==> flow/design.v <==
module pc(
    input clk,
    input reset,
    input pcwrite,
    input [7:0] next_pc,
    output reg [7:0] pc
);
    always @ (posedge clk or posedge reset) begin
        if (reset) begin
            pc <= 8'b0;
        end
        else if (pcwrite) begin
            pc <= next_pc;
        end
    end
endmodule
module IF_ID (
    input clk,
    input reset,
    input [18:0] IF_instruction,
    input IF_IDwrite,
    input [7:0] IF_pc_plus_one,
    output reg [7:0] ID_pc_plus_one,
    output reg [18:0] ID_instruction,
    output reg ID_valid
);
    always @(posedge clk or posedge reset) begin
        if (reset) begin
            ID_valid <= 1'b0;
        end
        else if (IF_IDwrite) begin
            ID_valid <= 1'b1;
        end
    end
    always @(posedge clk) begin
        if (IF_IDwrite) begin
            ID_instruction <= IF_instruction;
            ID_pc_plus_one <= IF_pc_plus_one;
        end
    end
endmodule
module control(
    input [4:0] opcode,
    input hazard,
    output reg ID_branch,
    output reg ID_regwrite,
    output reg ID_memtoreg,
    output reg ID_memread,
    output reg ID_memwrite,
    output reg ID_alusrc,
    output reg ID_aluop,
    output reg ID_regdist,
    output reg ID_branchtype,
    output reg ID_push,
    output reg ID_pop,
    output reg ID_ret,
    output reg ID_jump
);
    always @(*) begin
        ID_branch = 1'b0;
        ID_regwrite = 1'b0;
        ID_memtoreg = 1'b0;
        ID_memread = 1'b0;
        ID_memwrite = 1'b0;
        ID_alusrc = 1'b0;
        ID_aluop = 1'b0;
        ID_regdist = 1'b0;
        ID_branchtype = 1'b0;
        ID_push = 1'b0;
        ID_pop = 1'b0;
        ID_ret = 1'b0;
        ID_jump = 1'b0;
        if (!hazard) begin
            case (opcode)
                5'd0: begin
                    ID_regdist = 1'b1;
                    ID_regwrite = 1'b1;
                end
                5'd1: begin
                    ID_regdist = 1'b1;
                    ID_regwrite = 1'b1;
                end
                5'd2: begin
                    ID_jump = 1'b1;
                end
                5'd3: begin
                    ID_branch = 1'b1;
                    ID_branchtype = 1'b0;
                end
                5'd4: begin
                    ID_branch = 1'b1;
                    ID_branchtype = 1'b1;
                end
                5'd5: begin
                    ID_push = 1'b1;
                    ID_jump = 1'b1;
                    ID_regdist = 1'b1;
                    ID_regwrite = 1'b1;
                    ID_alusrc = 1'b1;
                end
                5'd6: begin
                    ID_pop = 1'b1;
                    ID_ret = 1'b1;
                    ID_regdist = 1'b1;
                    ID_regwrite = 1'b1;
                    ID_alusrc = 1'b1;
                end
                5'd7: begin
                    ID_memread = 1'b1;
                    ID_memtoreg = 1'b1;
                    ID_regwrite = 1'b1;
                    ID_alusrc = 1'b1;
                end
                5'd8: begin
                    ID_memwrite = 1'b1;
                    ID_alusrc = 1'b1;
                end
                5'd9: begin
                    ID_regwrite = 1'b1;
                end
                5'd10: begin
                    ID_regwrite = 1'b1;
                    ID_alusrc = 1'b1;
                end
                default: begin
                end
            endcase
        end
    end
endmodule
module reg_file(
    input clk,
    input reset,
    input WB_regwrite,
    input ID_push,
    input ID_pop,
    input [2:0] rs1,
    input [2:0] rs2,
    input [2:0] ws,
    input [18:0] wd,
    output reg [18:0] ID_rd1,
    output reg [18:0] ID_rd2,
    output [2:0] sp
);
    integer i;
    reg [2:0] SP;
    reg [18:0] register_file[0:7];
    assign sp = SP;
    always @(*) begin
        if (WB_regwrite && (ws == rs1))
            ID_rd1 = wd;
        else
            ID_rd1 = register_file[rs1];
        if (WB_regwrite && (ws == rs2))
            ID_rd2 = wd;
        else
            ID_rd2 = register_file[rs2];
    end
    always @(posedge clk or posedge reset) begin
        if (reset) begin
            for (i=0;i<8;i=i+1) begin
                register_file[i] <= 19'd0;
            end
            SP <= 3'd7;
        end else begin
            if (WB_regwrite) begin
                register_file[ws] <= wd;
            end
            if (ID_push) begin
                SP <= SP - 3'd1;
            end
            else if (ID_pop) begin
                SP <= SP + 3'd1;
            end
        end
    end
endmodule
module comparator (
    input [18:0] ID_rd1,
    input [18:0] ID_rd2,
    output reg zero
);
    always @(*) begin
        if (ID_rd1 == ID_rd2) begin
            zero = 1'b1;
        end
        else begin
            zero = 1'b0;
        end
    end
endmodule
module ID_EX(
    input clk,
    input reset,
    input [4:0] ID_opcode,
    input ID_regwrite,
    input ID_memtoreg,
    input ID_memread,
    input ID_memwrite,
    input ID_alusrc,
    input ID_aluop,
    input ID_regdist,
    input [7:0] ID_immediate,
    input [2:0] ID_rs,
    input [2:0] ID_rt,
    input [2:0] ID_rd,
    input [18:0] ID_rd1,
    input [18:0] ID_rd2,
    output reg [4:0] EX_opcode,
    output reg EX_regwrite,
    output reg EX_memtoreg,
    output reg EX_memread,
    output reg EX_memwrite,
    output reg EX_alusrc,
    output reg EX_aluop,
    output reg EX_regdist,
    output reg [7:0] EX_immediate,
    output reg [2:0] EX_rs,
    output reg [2:0] EX_rt,
    output reg [2:0] EX_rd,
    output reg [18:0] EX_rd1,
    output reg [18:0] EX_rd2
);
    always @(posedge clk or posedge reset) begin
        if (reset) begin
            EX_regwrite <= 1'b0;
            EX_memread <= 1'b0;
            EX_memwrite <= 1'b0;
        end
        else begin
            EX_regwrite <= ID_regwrite;
            EX_memread <= ID_memread;
            EX_memwrite <= ID_memwrite;
        end
    end
    always @(posedge clk) begin
        EX_opcode <= ID_opcode;
        EX_memtoreg <= ID_memtoreg;
        EX_alusrc <= ID_alusrc;
        EX_aluop <= ID_aluop;
        EX_regdist <= ID_regdist;
        EX_immediate <= ID_immediate;
        EX_rs <= ID_rs;
        EX_rt <= ID_rt;
        EX_rd <= ID_rd;
        EX_rd1 <= ID_rd1;
        EX_rd2 <= ID_rd2;
    end
endmodule
module alu_mux(
    input [1:0] sel,
    input [18:0] EX_data,
    input [18:0] MEM_data,
    input [18:0] WB_data,
    output reg [18:0] in
);
    always @(*) begin
        case (sel)
            2'b00 : in = EX_data;
            2'b01 : in = MEM_data;
            2'b10 : in = WB_data;
            default: in = 19'd0;
        endcase
    end
endmodule
module alu_control (
    input [4:0] opcode,
    input [4:0] funct,
    output reg [4:0] operation
);
    always @(*) begin
        case (opcode)
            5'd0: operation = funct;
            5'd1: operation = funct;
            5'd9: operation = funct;
            5'd10: operation = 5'd12;
            5'd8: operation = 5'd12;
            5'd7: operation = 5'd12;
            5'd5: operation = 5'd12;
            5'd6: operation = 5'd12;
            default: operation = 5'd0;
        endcase
    end
endmodule
module alu (
    input [18:0] in1,
    input [18:0] in2,
    input [4:0] alu_ctrl,
    output reg [18:0] EX_out
);
    always @(*) begin
        case (alu_ctrl)
            5'd0: EX_out = in1 + in2;
            5'd1: EX_out = in1 - in2;
            5'd2: EX_out = in1 * in2;
            5'd3: EX_out = (in2 == 19'd0) ? 19'd0 : in1 / in2;
            5'd4: EX_out = in1 + 1;
            5'd5: EX_out = in1 - 1;
            5'd6: EX_out = in1 & in2;
            5'd7: EX_out = in1 | in2;
            5'd8: EX_out = in1 ^ in2;
            5'd9: EX_out = ~in1;
            5'd10: EX_out = in1 ^ 19'b0011001010111010110;  
            5'd11: EX_out = in1 ^ 19'b0011001010111010110;
            5'd12: EX_out = in2;
            default: EX_out = 19'd0;
        endcase
    end
endmodule
module EX_MEM (
    input clk,
    input reset,
    input EX_regwrite,
    input EX_memtoreg,
    input EX_memread,
    input EX_memwrite,
    input [18:0] EX_out,
    input [18:0] EX_wdata,
    input [2:0] EX_rd,
    output reg MEM_regwrite,
    output reg MEM_memtoreg,
    output reg MEM_memread,
    output reg MEM_memwrite,
    output reg [18:0] MEM_out,
    output reg [18:0] MEM_wdata,
    output reg [2:0] MEM_rd
);
    always @(posedge clk or posedge reset) begin
        if (reset) begin
            MEM_regwrite <= 1'b0;
            MEM_memread <= 1'b0;
            MEM_memwrite <= 1'b0;
        end
        else begin
            MEM_regwrite <= EX_regwrite;
            MEM_memread <= EX_memread;
            MEM_memwrite <= EX_memwrite;
        end
    end
    always @(posedge clk) begin
        MEM_memtoreg <= EX_memtoreg;
        MEM_out <= EX_out;
        MEM_wdata <= EX_wdata;
        MEM_rd <= EX_rd;
    end
endmodule
module MEM_WB (
    input clk,
    input reset,
    input MEM_regwrite,
    input MEM_memtoreg,
    input [18:0] MEM_rdata,
    input [18:0] MEM_out,
    input [2:0] MEM_rd,
    output reg WB_regwrite,
    output reg WB_memtoreg,
    output reg [18:0] WB_rdata,
    output reg [18:0] WB_out,
    output reg [2:0] WB_rd
);
always @(posedge clk or posedge reset) begin
    if (reset) begin
        WB_regwrite <= 1'b0;
    end
    else begin
        WB_regwrite <= MEM_regwrite;
    end
end
always @(posedge clk) begin
    WB_memtoreg <= MEM_memtoreg;
    WB_rdata <= MEM_rdata;
    WB_out <= MEM_out;
    WB_rd <= MEM_rd;
end
endmodule
module forwarding_unit (
    input [2:0] EX_rs,
	input [2:0] EX_rt,
	input [2:0] MEM_rd,
	input [2:0] WB_rd,
	input MEM_regwrite,
	input WB_regwrite,
	output reg [1:0] mux_in1,
	output reg [1:0] mux_in2
);
    always @ (*) begin
	    mux_in1 = 2'b00;
		mux_in2 = 2'b00;
		if ((MEM_rd == EX_rs) && (MEM_regwrite)) begin
		    mux_in1 =2'b01;
		end
		if ((MEM_rd == EX_rt) && (MEM_regwrite)) begin
		    mux_in2 =2'b01;
		end
		if (((WB_rd == EX_rs) && (WB_regwrite)) && ~((MEM_rd == EX_rs) && (MEM_regwrite))) begin
            mux_in1 = 2'b10;
        end
		if (((WB_rd == EX_rt) && (WB_regwrite)) && ~((MEM_rd == EX_rt) && (MEM_regwrite))) begin
            mux_in2 = 2'b10;
        end
	end 
endmodule
module hazard_detection(
    input reset,
    input EX_memread,
    input [2:0] EX_rt,
    input [2:0] ID_rt,
    input [2:0] ID_rs,
    input ID_reads_early,
    input [2:0] ID_ra1,
    input [2:0] ID_ra2,
    input EX_regwrite,
    input [2:0] EX_dest,
    input MEM_regwrite,
    input [2:0] MEM_rd,
    output reg hazard,
    output reg IF_IDwrite,
    output reg PCwrite
);
    wire early_hazard;
    assign early_hazard = ID_reads_early &&
        ((EX_regwrite && ((EX_dest == ID_ra1) || (EX_dest == ID_ra2))) ||
         (MEM_regwrite && ((MEM_rd == ID_ra1) || (MEM_rd == ID_ra2))));
    always @ (*) begin
        if (reset) begin
            hazard = 1'b0;
            IF_IDwrite = 1'b1;
            PCwrite = 1'b1;
        end
        else if ((EX_memread && ((EX_rt == ID_rt) || (EX_rt == ID_rs))) || early_hazard) begin
            hazard = 1'b1;
            IF_IDwrite = 1'b0;
            PCwrite = 1'b0;
        end
        else begin
            hazard = 1'b0;
            IF_IDwrite = 1'b1;
            PCwrite = 1'b1;
        end
    end
endmodule
module cpu(
    input clk,
    input reset,
    output [7:0] imem_addr,
    input [18:0] imem_data,
    output [7:0] dmem_addr,
    output [18:0] dmem_wdata,
    output dmem_we,
    input [18:0] dmem_rdata,
    output rf_we,
    output [2:0] rf_waddr,
    output [18:0] rf_wdata
);
    wire [7:0] ret_mux_pc;
    wire [7:0] pc;
    wire pcwrite;
    wire IF_IDwrite;
    wire hazard;
    wire WB_regwrite;
    pc pc_cpu (
        .clk(clk),
        .reset(reset),
        .pcwrite(pcwrite),
        .next_pc(ret_mux_pc),
        .pc(pc)
    );
    wire [18:0] IF_instruction;
    assign imem_addr = pc;
    assign IF_instruction = imem_data;
    wire [7:0] IF_pc_plus_one;
    assign IF_pc_plus_one = pc + 8'd1;
    wire [7:0] ID_pc_plus_one;
    wire [18:0] ID_instruction;
    wire ID_valid;
    wire branch_signal;
    IF_ID IF_ID_cpu (
        .clk(clk),
        .reset(reset),
        .IF_instruction(IF_instruction),
        .IF_IDwrite(IF_IDwrite),
        .IF_pc_plus_one(IF_pc_plus_one),
        .ID_pc_plus_one(ID_pc_plus_one),
        .ID_instruction(ID_instruction),
        .ID_valid(ID_valid)
    );
    wire ID_branch, ID_regwrite, ID_memtoreg, ID_memread, ID_memwrite, ID_alusrc, ID_aluop;
    wire ID_regdist, ID_branchtype, ID_push, ID_pop, ID_ret, ID_jump;
    control control_cpu(
        .opcode(ID_instruction[18:14]),
        .hazard(hazard | ~ID_valid),
        .ID_branch(ID_branch),
        .ID_regwrite(ID_regwrite),
        .ID_memtoreg(ID_memtoreg),
        .ID_memread(ID_memread),
        .ID_memwrite(ID_memwrite),
        .ID_alusrc(ID_alusrc),
        .ID_aluop(ID_aluop),
        .ID_regdist(ID_regdist),
        .ID_branchtype(ID_branchtype),
        .ID_push(ID_push),
        .ID_pop(ID_pop),
        .ID_ret(ID_ret),
        .ID_jump(ID_jump)
    );
    wire [18:0] wd;
    wire [18:0] ID_rd1, ID_rd2;
    wire [2:0] ws;
    wire [2:0] sp;
    wire ID_is_ret = (ID_instruction[18:14] == 5'd6);
    wire ID_is_call = (ID_instruction[18:14] == 5'd5);
    wire [2:0] ID_ra1 = ID_is_ret ? (sp + 3'd1) : ID_instruction[13:11];
    wire [2:0] ID_ra2 = ID_instruction[10:8];
    reg_file reg_file_cpu(
        .clk(clk),
        .reset(reset),
        .WB_regwrite(WB_regwrite),
        .ID_push(ID_push),
        .ID_pop(ID_pop),
        .rs1(ID_ra1),
        .rs2(ID_ra2),
        .ws(ws),
        .wd(wd),
        .ID_rd1(ID_rd1),
        .ID_rd2(ID_rd2),
        .sp(sp)
    );
    wire zero;
    comparator comparator_cpu(
        .ID_rd1(ID_rd1),
        .ID_rd2(ID_rd2),
        .zero(zero)
    );
    wire zero_flag;
    assign zero_flag = (ID_branchtype) ? ~zero : zero;
    assign branch_signal = ID_branch && zero_flag;
    wire [7:0] branch_mux_pc;
    assign branch_mux_pc = (branch_signal) ? ID_instruction[7:0] : IF_pc_plus_one;
    wire [7:0] jump_mux_pc;
    assign jump_mux_pc = (ID_jump) ? ID_instruction[7:0] : branch_mux_pc;
    assign ret_mux_pc = (ID_ret) ? ID_rd1[7:0] : jump_mux_pc;
    wire [7:0] ID_immediate = ID_is_call ? ID_pc_plus_one :
                              (ID_is_ret ? 8'd0 : ID_instruction[7:0]);
    wire [2:0] ID_rd = ID_is_call ? sp :
                       (ID_is_ret ? (sp + 3'd1) : ID_instruction[7:5]);
    wire EX_regwrite, EX_memtoreg, EX_memread, EX_memwrite, EX_alusrc, EX_aluop, EX_regdist;
    wire [7:0] EX_immediate;
    wire [2:0] EX_rs, EX_rt, EX_rd;
    wire [18:0] EX_rd1, EX_rd2;
    wire [4:0] EX_opcode;
    ID_EX ID_EX_cpu(
        .clk(clk),
        .reset(reset),
        .ID_opcode(ID_instruction[18:14]),
        .ID_regwrite(ID_regwrite),
        .ID_memtoreg(ID_memtoreg),
        .ID_memread(ID_memread),
        .ID_memwrite(ID_memwrite),
        .ID_alusrc(ID_alusrc),
        .ID_aluop(ID_aluop),
        .ID_regdist(ID_regdist),
        .ID_immediate(ID_immediate),
        .ID_rs(ID_instruction[13:11]),
        .ID_rt(ID_instruction[10:8]),
        .ID_rd(ID_rd),
        .ID_rd1(ID_rd1),
        .ID_rd2(ID_rd2),
        .EX_opcode(EX_opcode),
        .EX_regwrite(EX_regwrite),
        .EX_memtoreg(EX_memtoreg),
        .EX_memread(EX_memread),
        .EX_memwrite(EX_memwrite),
        .EX_alusrc(EX_alusrc),
        .EX_aluop(EX_aluop),
        .EX_regdist(EX_regdist),
        .EX_immediate(EX_immediate),
        .EX_rs(EX_rs),
        .EX_rt(EX_rt),
        .EX_rd(EX_rd),
        .EX_rd1(EX_rd1),
        .EX_rd2(EX_rd2)
    );
    wire [1:0] sel1, sel2;
    wire [18:0] in1, EX_in2_mux, in2;
    wire [18:0] MEM_out;
    alu_mux alu_mux_in1(
        .sel(sel1),
        .EX_data(EX_rd1),
        .MEM_data(MEM_out),
        .WB_data(wd),
        .in(in1)
    );
    alu_mux alu_mux_in2(
        .sel(sel2),
        .EX_data(EX_rd2),
        .MEM_data(MEM_out),
        .WB_data(wd),
        .in(EX_in2_mux)
    );
    wire [18:0] extended_EX_immediate;
    assign extended_EX_immediate = { 11'b0, EX_immediate};
    assign in2 = (EX_alusrc) ? extended_EX_immediate : EX_in2_mux;
    wire [4:0] alu_ctrl;
    alu_control alu_control_cpu(
        .opcode(EX_opcode),
        .funct(EX_immediate[4:0]),
        .operation(alu_ctrl)
    );
    wire [18:0] EX_out;
    alu alu_cpu(
        .in1(in1),
        .in2(in2),
        .alu_ctrl(alu_ctrl),
        .EX_out(EX_out)
    );
    wire [2:0] EX_rd_muxed;
    assign EX_rd_muxed = (EX_regdist) ? EX_rd : EX_rt;
    wire MEM_regwrite, MEM_memtoreg, MEM_memread, MEM_memwrite;
    wire [18:0] MEM_wdata;
    wire [2:0] MEM_rd;
    EX_MEM EX_MEM_cpu (
        .clk(clk),
        .reset(reset),
        .EX_regwrite(EX_regwrite),
        .EX_memtoreg(EX_memtoreg),
        .EX_memread(EX_memread),
        .EX_memwrite(EX_memwrite),
        .EX_out(EX_out),
        .EX_wdata(EX_in2_mux),
        .EX_rd(EX_rd_muxed),
        .MEM_regwrite(MEM_regwrite),
        .MEM_memtoreg(MEM_memtoreg),
        .MEM_memread(MEM_memread),
        .MEM_memwrite(MEM_memwrite),
        .MEM_out(MEM_out),
        .MEM_wdata(MEM_wdata),
        .MEM_rd(MEM_rd)
    );
    wire [18:0] MEM_rdata;
    assign dmem_addr = MEM_out[7:0];
    assign dmem_wdata = MEM_wdata;
    assign dmem_we = MEM_memwrite;
    assign MEM_rdata = dmem_rdata;
    wire WB_memtoreg;
    wire [18:0] WB_rdata, WB_out;
    wire [2:0] WB_rd;
    MEM_WB MEM_WB_cpu(
        .clk(clk),
        .reset(reset),
        .MEM_regwrite(MEM_regwrite),
        .MEM_memtoreg(MEM_memtoreg),
        .MEM_rdata(MEM_rdata),
        .MEM_out(MEM_out),
        .MEM_rd(MEM_rd),
        .WB_regwrite(WB_regwrite),
        .WB_memtoreg(WB_memtoreg),
        .WB_rdata(WB_rdata),
        .WB_out(WB_out),
        .WB_rd(WB_rd)
    );
    assign ws = WB_rd;
    assign wd = (WB_memtoreg) ? WB_rdata : WB_out;
    assign rf_we = WB_regwrite;
    assign rf_waddr = WB_rd;
    assign rf_wdata = wd;
    forwarding_unit forwarding_unit_cpu(
        .EX_rs(EX_rs),
        .EX_rt(EX_rt),
        .MEM_rd(MEM_rd),
        .WB_rd(WB_rd),
        .MEM_regwrite(MEM_regwrite),
        .WB_regwrite(WB_regwrite),
        .mux_in1(sel1),
        .mux_in2(sel2)
    );
    wire ID_reads_early = ID_valid && ((ID_instruction[18:14] == 5'd3) ||
                          (ID_instruction[18:14] == 5'd4) || ID_is_ret);
    hazard_detection hazard_detection_cpu(
        .reset(reset),
        .EX_memread(EX_memread),
        .EX_rt(EX_rt),
        .ID_rs(ID_instruction[13:11]),
        .ID_rt(ID_instruction[10:8]),
        .ID_reads_early(ID_reads_early),
        .ID_ra1(ID_ra1),
        .ID_ra2(ID_ra2),
        .EX_regwrite(EX_regwrite),
        .EX_dest(EX_rd_muxed),
        .MEM_regwrite(MEM_regwrite),
        .MEM_rd(MEM_rd),
        .hazard(hazard),
        .IF_IDwrite(IF_IDwrite),
        .PCwrite(pcwrite)
    );
endmodule
Subject: tool reports on cpu

Hi,

* Reports on cpu *
Each step is given for the RTL above and for the edited RTL.
Lines under "before" count in the file above, lines under "after" in the edited file.
"change": "after" minus "before" as printed here. "relative change": 100 x difference / "before".
Operators carry their Yosys type and port widths (W data, S select, Z words).
Library cell names are shortened.
A cell with n/a has no value.

design
  design top = cpu
  clock = clk
  cell library = sky130hd
  timing corner = tt_025C_1v80

* Diff *
The edit as a unified diff against the file above.
The edit is scripted: it alters the design's behaviour and was not made to optimise anything.

begin of diff
@@ -177,5 +177,5 @@
 endmodule
 module comparator (
-    input [18:0] ID_rd1,
+    input [17:0] ID_rd1,
     input [18:0] ID_rd2,
     output reg zero
end of diff

* Word level *
Source: Yosys, flattened and elaborated. Widths are those after wreduce. Print and check cells do not count. Equal cells are merged and count once.
Yosys's memory passes give these memory sizes; they may raise the number of words (mostly to a power of two), join words into wider ones and drop unused or constant bits.

bit counts
  item                             before  after  change  relative change (%)
  input port bits                  40      40     0       0.00
  cells after elaboration          203     203    0       0.00
  word width x clocked read ports  12      12     0       0.00
  output and inout port bits       59      59     0       0.00
  register bits                    344     344    0       0.00
  ROM bits                         192     192    0       0.00
  memories                         1       1      0       0.00

memories
  item                                          before            after
  shape (words x width / read and write ports)  16 x 12 bit 1R0W  16 x 12 bit 1R0W

cells by class
  item                              before  after  change  relative change (%)
  add/subtract/negate cells         7       7      0       0.00
  multiplexer cells                 43      43     0       0.00
  eq/ne operators                   61      61     0       0.00
  reductions and logical operators  42      42     0       0.00
  multipliers                       1       1      0       0.00
  bitwise gates (word level)        10      10     0       0.00
  div/mod/pow operators             1       1      0       0.00

operators by type and width
  cell                     before  after  change  relative change (%)
  $eq A19 B19 Y1           1       0      -1      -100.00
  $eq A18 B19 Y1           0       1      +1      n/a
  $mux W1                  17      17     0       0.00
  $logic_and A1 B1 Y1      14      14     0       0.00
  $eq A3 B3 Y1             12      12     0       0.00
  $eq A3 B3 Y1 const B     12      12     0       0.00
  $eq A5 B3 Y1 const B     10      10     0       0.00
  $eq A5 B4 Y1 const B     8       8      0       0.00
  $reduce_and A2 Y1        8       8      0       0.00
  $logic_or A1 B1 Y1       7       7      0       0.00
  $eq A3 B2 Y1 const B     6       6      0       0.00
  $mux W3                  6       6      0       0.00
  $mux W19                 5       5      0       0.00
  $mux W8                  5       5      0       0.00
  $not A1 Y1               4       4      0       0.00
  $eq A3 B1 Y1 const B     3       3      0       0.00
  $eq A5 B2 Y1 const B     3       3      0       0.00
  $logic_not A3 Y1         3       3      0       0.00
  $eq A2 B1 Y1 const B     2       2      0       0.00
  $eq A2 B2 Y1 const B     2       2      0       0.00
  $eq A5 B1 Y1 const B     2       2      0       0.00
  $logic_not A2 Y1         2       2      0       0.00
  $logic_not A5 Y1         2       2      0       0.00
  $mux W2                  2       2      0       0.00
  $pmux W19 S3             2       2      0       0.00
  $pmux W19 S8             2       2      0       0.00
  $reduce_or A2 Y1         2       2      0       0.00
  $add A19 B1 Y19 const B  1       1      0       0.00

Not every row of either side is listed.

* Depth *
Longest topological path by Yosys (ltp), each cell counted once; first at word level (registers and memories cut), then after technology mapping (sequential cells cut; the memories' decode and read muxes count).

depth
  item                           before  after  change  relative change (%)
  depth in word-level cells      17      17     0       0.00
  ABC_AREA                       0       0      n/a     n/a
  gate-level depth with buffers  211     203    -8      -3.79
  gate-level depth less buffers  194     184    -10     -5.15

* Mapped cells and area *
The flow's flattened synthesis, as Yosys stat reports it; memories are mapped. The netlist is that of the ABC_AREA named above (0 if unset); the other value can give another one.

cell types
  cell      before  after  change  relative change (%)
  nor2_1    439     488    +49     +11.16
  a21oi_1   250     293    +43     +17.20
  nand3_1   108     81     -27     -25.00
  clkbuf_1  185     161    -24     -12.97
  buf_2     7       30     +23     +328.57
  o221ai_1  38      17     -21     -55.26
  xnor2_1   142     125    -17     -11.97
  nor3_1    114     100    -14     -12.28
  a211oi_1  27      40     +13     +48.15
  mux2i_1   75      86     +11     +14.67
  or3_1     27      38     +11     +40.74
  nand4_1   27      36     +9      +33.33
  or2_2     25      16     -9      -36.00
  nand3b_1  5       14     +9      +180.00
  mux2_2    58      50     -8      -13.79
  and2_1    38      30     -8      -21.05
  o211ai_1  34      26     -8      -23.53
  xor2_1    44      51     +7      +15.91

Not every row of either side is listed.

mapped netlist
  item                     before   after    change  relative change (%)
  chip area (Yosys) (µm²)  33573.4  34191.5  +618.1  +1.84
  mapped flip-flops        354      354      0       0.00
  buffers                  224      225      +1      +0.45
  mapped cells             4131     4226     +95     +2.30

By module: a second synthesis without flattening, with its own total; a netlist apart from the flattened one above.

second synthesis, totals
  item                                           before   after    change  relative change (%)
  cell total of the unflattened synthesis        3844     3843     -1      -0.03
  area total of the unflattened synthesis (µm²)  34346.7  34337.9  -8.8    -0.03

Rows give one instance, submodules left out.

modules, before
  module            sequential area (µm²)  area (µm²)  times used  cells
  alu               0.0                    18212.5     1           2491
  reg_file          3882.5                 8998.6      1           802
  ID_EX             1356.3                 1360.1      1           68
  cpu               0.0                    1018.5      1           132
  EX_MEM            915.9                  919.6       1           46
  MEM_WB            865.8                  869.6       1           44
  IF_ID             835.8                  845.8       1           30
  alu_mux           0.0                    415.4       2           45
  pc                200.2                  335.3       1           18
  control           0.0                    269.0       1           35
  hazard_detection  0.0                    241.5       1           32
  comparator        0.0                    210.2       1           25
  forwarding_unit   0.0                    152.6       1           18
  alu_control       0.0                    82.6        1           13

modules, after
  module            sequential area (µm²)  area (µm²)  times used  cells
  alu               0.0                    18212.5     1           2491
  reg_file          3882.5                 8998.6      1           802
  ID_EX             1356.3                 1360.1      1           68
  cpu               0.0                    1018.5      1           132
  EX_MEM            915.9                  919.6       1           46
  MEM_WB            865.8                  869.6       1           44
  IF_ID             835.8                  845.8       1           30
  alu_mux           0.0                    415.4       2           45
  pc                200.2                  335.3       1           18
  control           0.0                    269.0       1           35
  hazard_detection  0.0                    241.5       1           32
  comparator        0.0                    201.4       1           24
  forwarding_unit   0.0                    152.6       1           18
  alu_control       0.0                    82.6        1           13

* Worst setup path after synthesis *
Source: OpenSTA report_checks on the synthesized netlist (no wires, ideal clock, input and output delay 20% of the period each), path of least setup slack; recovery checks are left aside. Register names are those of the netlist, which keeps one name where synthesis merged equal registers.

timing path post-synthesis
  item                           before                           after                           change  relative change (%)
  kind                           reg-to-reg                       reg-to-reg                      n/a     n/a
  start                          register MEM_WB_cpu.WB_memtoreg  register ID_EX_cpu.EX_rt[0]     n/a     n/a
  end                            register EX_MEM_cpu.MEM_out[0]   register EX_MEM_cpu.MEM_out[0]  n/a     n/a
  stages on the path             204                              198                             -6      -2.94
  path delay (ns)                41.408                           39.816                          -1.592  -3.84
  path buffers                   19                               20                              +1      +5.26
  setup slack (ns)               -3.408                           -1.816                          +1.592  n/a
  arrival (ns)                   41.268                           39.693                          -1.575  -3.82
  period (ns)                    38.0                             38.0                            0.0     0.00
  setup time (ns)                0.140                            0.123                           -0.017  n/a
  synthesis period reached (ns)  41.408                           39.816                          -1.592  -3.84

"path delay" = arrival - input delay + setup time.
"stages on the path": output pins that drive a net of the path, with the launching flip-flop's if there is one; two outputs of one cell count as two.
"synthesis period reached" is the clock period less the worst setup slack; recovery checks do not enter. This is arithmetic on one report: input and output delays are still those of the set period (20% each).
The rows between start and end are the longest chain of elaborated cells between them; the timing report does not say that the signal goes this way. Where chains are equally long, one stands for them.
Each line given opens the expression or statement behind the cell; cells for indexed reads and writes are added by Yosys, which also makes memories of some case tables.

between the ends, post-synthesis, before
  path through = dfxtp_1 -> buf_2 -> buf_2 -> mux2i_1 -> clkbuf_1 -> nor2_1 -> a21oi_1 -> o21ai_0 -> nor2_1 -> a21o_1 -> clkbuf_1 -> buf_1 -> ha_1 -> or2_2 -> nand3_1 -> nor2_1 -> mux2i_1 -> ha_1 -> [168 not listed] -> o21ai_1 -> clkbuf_1 -> mux2i_1 -> ha_1 -> nor2b_1 -> o21a_1 -> o21a_1 -> o21a_1 -> o21ai_0 -> nand2b_1 -> a21oi_1 -> o21a_1 -> o21ai_0 -> a211o_1 -> a21o_1 -> a21o_1 -> a21oi_1 -> o221ai_1
  length of the longest elaborated chain = 6
  elaborated cells on any way between the ends = 17
  source lines of those cells = 14
  classes of those cells = add/sub: 4; mul: 1; div: 1; mux: 6; logic: 4; reduce/logical: 1

ends and longest elaborated chain, post-synthesis, before
  item              RTL line  text
  from (decl)       356       output reg WB_memtoreg,
  from (assign)     370       WB_memtoreg <= MEM_memtoreg;
  $mux W19          662       assign wd = (WB_memtoreg) ? WB_rdata : WB_out;
  $pmux W19 S3      258       case (sel)
  $mux W19          602       assign in2 = (EX_alusrc) ? extended_EX_immediate : EX_in2_mux;
  $div A19 B19 Y19  296       5'd3: EX_out = (in2 == 19'd0) ? 19'd0 : in1 / in2;
  $mux W19          296
  $pmux W19 S12     292       case (alu_ctrl)
  to (assign)       342       MEM_out <= EX_out;
  to (decl)         324       output reg [18:0] MEM_out,

Nets of the timed path that keep an RTL name, with a line that drives or declares them; the list need not be complete.

nets with RTL names, path post-synthesis, before
  net                     RTL line
  EX_MEM_cpu.EX_wdata[0]  258

between the ends, post-synthesis, after
  path through = dfxtp_1 -> buf_2 -> xnor2_1 -> and4_1 -> buf_2 -> buf_2 -> buf_1 -> buf_1 -> a211o_1 -> nand3_1 -> o21ai_1 -> clkbuf_1 -> ha_1 -> nor2_1 -> nor3_1 -> nand2_1 -> nor2_1 -> mux2i_1 -> [162 not listed] -> clkbuf_1 -> clkbuf_1 -> nor2_1 -> a21oi_1 -> ha_1 -> nor2b_1 -> o21a_1 -> o21a_1 -> o21a_1 -> o21ai_0 -> nand2b_1 -> a21oi_1 -> o21a_1 -> o21ai_0 -> a211o_1 -> a21o_1 -> a21oi_1 -> o21ai_0
  length of the longest elaborated chain = 11
  elaborated cells on any way between the ends = 23
  classes of those cells = add/sub: 2; mul: 1; div: 1; eq/ne: 4; mux: 6; logic: 4; reduce/logical: 5

ends and longest elaborated chain, post-synthesis, after
  item                 RTL line  text
  from (decl)          219       output reg [2:0] EX_rt,
  from (assign)        244       EX_rt <= ID_rt;
  $eq A3 B3 Y1         398       if (((WB_rd == EX_rt) && (WB_regwrite)) && ~((MEM_rd == EX_rt) && (MEM_regwrite))) begin
  $logic_and A1 B1 Y1  398
  $not A1 Y1           398
  $logic_and A1 B1 Y1  398
  $mux W2              398
  $eq A2 B2 Y1         258       case (sel)
  $pmux W19 S3         258
  $mux W19             602       assign in2 = (EX_alusrc) ? extended_EX_immediate : EX_in2_mux;
  $div A19 B19 Y19     296       5'd3: EX_out = (in2 == 19'd0) ? 19'd0 : in1 / in2;
  $mux W19             296
  $pmux W19 S12        292       case (alu_ctrl)
  to (assign)          342       MEM_out <= EX_out;
  to (decl)            324       output reg [18:0] MEM_out,

* Worst path after layout *
From the final timing report of each run of set A: the path of least setup slack in the routed layout; clock arrival at registers is part of the times.

timing path after layout
  item                before                          after                           change  relative change (%)
  kind                reg-to-reg                      reg-to-reg                      n/a     n/a
  start               register MEM_WB_cpu.WB_rd[1]    register EX_MEM_cpu.MEM_rd[0]   n/a     n/a
  end                 register EX_MEM_cpu.MEM_out[0]  register EX_MEM_cpu.MEM_out[0]  n/a     n/a
  period (ns)         37.0                            37.0                            0.0     0.00
  path buffers        9                               11                              +2      +22.22
  stages on the path  186                             176                             -10     -5.38
  arrival (ns)        36.62                           36.28                           -0.34   -0.93
  setup time (ns)     0.14                            0.11                            -0.03   n/a
  setup slack (ns)    0.80                            1.21                            +0.41   n/a

The rows between start and end are the longest chain of elaborated cells between them; the timing report does not say that the signal goes this way. Where chains are equally long, one stands for them.

between the ends, after layout, before
  path through = dfxtp_4 -> xor2_4 -> buf_4 -> o41a_1 -> mux2i_1 -> nand3_1 -> o31ai_2 -> buf_4 -> nand4_1 -> nor2_2 -> mux2i_1 -> ha_1 -> o21a_1 -> o21ai_1 -> or3_4 -> or2_4 -> mux2i_1 -> ha_1 -> [150 not listed] -> o21a_1 -> o21ai_4 -> mux2i_1 -> ha_1 -> nor2b_1 -> o21a_1 -> o21a_1 -> o21a_1 -> o21ai_1 -> nand2b_1 -> a21oi_2 -> o21a_1 -> o21ai_1 -> a211o_1 -> a21o_1 -> a21o_1 -> a21oi_2 -> o221ai_2
  length of the longest elaborated chain = 10
  elaborated cells on any way between the ends = 30
  source lines of those cells = 15
  classes of those cells = add/sub: 4; mul: 1; div: 1; eq/ne: 6; mux: 7; logic: 4; reduce/logical: 7

ends and longest elaborated chain, after layout, before
  item                              RTL line  text
  from (decl)                       359       output reg [2:0] WB_rd
  from (assign)                     373       WB_rd <= MEM_rd;
  $eq A3 B3 Y1                      398       if (((WB_rd == EX_rt) && (WB_regwrite)) && ~((MEM_rd == EX_rt) && (MEM_regwrite))) begin
  $logic_and A1 B1 Y1 (2 in a row)  398
  $mux W2                           398
  $eq A2 B2 Y1                      258       case (sel)
  $pmux W19 S3                      258
  $mux W19                          602       assign in2 = (EX_alusrc) ? extended_EX_immediate : EX_in2_mux;
  $div A19 B19 Y19                  296       5'd3: EX_out = (in2 == 19'd0) ? 19'd0 : in1 / in2;
  $mux W19                          296
  $pmux W19 S12                     292       case (alu_ctrl)
  to (assign)                       342       MEM_out <= EX_out;
  to (decl)                         324       output reg [18:0] MEM_out,

between the ends, after layout, after
  path through = dfxtp_1 -> buf_4 -> xnor2_1 -> nand2_1 -> nor3_2 -> o21ai_2 -> ha_1 -> nor2_1 -> nor3_2 -> nand2_1 -> nor2_2 -> mux2i_1 -> ha_1 -> o21a_1 -> nor2_1 -> or3_4 -> nor3b_1 -> o21ai_0 -> [140 not listed] -> o21ai_4 -> o31a_1 -> nor2_1 -> a21oi_1 -> ha_1 -> nor2b_1 -> o21a_1 -> o21a_1 -> o21a_1 -> o21ai_1 -> nand2b_1 -> a21oi_1 -> o21a_1 -> o21ai_0 -> a211o_1 -> a21o_1 -> a21oi_2 -> o21ai_0
  length of the longest elaborated chain = 11
  elaborated cells on any way between the ends = 34
  classes of those cells = add/sub: 4; mul: 1; div: 1; eq/ne: 6; mux: 9; logic: 6; reduce/logical: 7

ends and longest elaborated chain, after layout, after
  item                 RTL line  text
  from (decl)          326       output reg [2:0] MEM_rd
  from (assign)        344       MEM_rd <= EX_rd;
  $eq A3 B3 Y1         398       if (((WB_rd == EX_rt) && (WB_regwrite)) && ~((MEM_rd == EX_rt) && (MEM_regwrite))) begin
  $logic_and A1 B1 Y1  398
  $not A1 Y1           398
  $logic_and A1 B1 Y1  398
  $mux W2              398
  $eq A2 B2 Y1         258       case (sel)
  $pmux W19 S3         258
  $mux W19             602       assign in2 = (EX_alusrc) ? extended_EX_immediate : EX_in2_mux;
  $div A19 B19 Y19     296       5'd3: EX_out = (in2 == 19'd0) ? 19'd0 : in1 / in2;
  $mux W19             296
  $pmux W19 S12        292       case (alu_ctrl)
  to (assign)          342       MEM_out <= EX_out;
  to (decl)            324       output reg [18:0] MEM_out,

* Flow runs *
Runs of the flow (Yosys, OpenROAD) on both versions; the two runs of a pair have the same settings. The constraints put input and output delay at 20% of the set period each and load the outputs with 0.01 pF.

flow settings, set A
  period_ns = 37.0
  CAP_MARGIN = 20
  CORE_MARGIN = 2
  CORE_UTILIZATION = 40
  SLEW_MARGIN = 20

measured results, set A
  item                                   before   after    change   relative change (%)
  period achieved (ns)                   36.200   35.792   -0.408   -1.13
  worst setup slack after layout (ns)    0.800    1.208    +0.408   n/a
  standard-cell area after layout (µm²)  40306.2  41369.7  +1063.5  +2.64
  total negative setup slack (ns)        0.000    0.000    0.000    n/a
  die size (µm²)                         86268.5  87832.2  +1563.7  +1.81
  worst hold slack after layout (ns)     0.325    0.329    +0.004   n/a
  area of the synthesized netlist (µm²)  33573.4  34191.5  +618.1   +1.84
  utilization (%)                        48.3     48.7     +0.4     n/a

"period achieved" means the clock period less the worst setup slack. The figure is calculated, with input and output delays left at 20% of the set period.

Regards
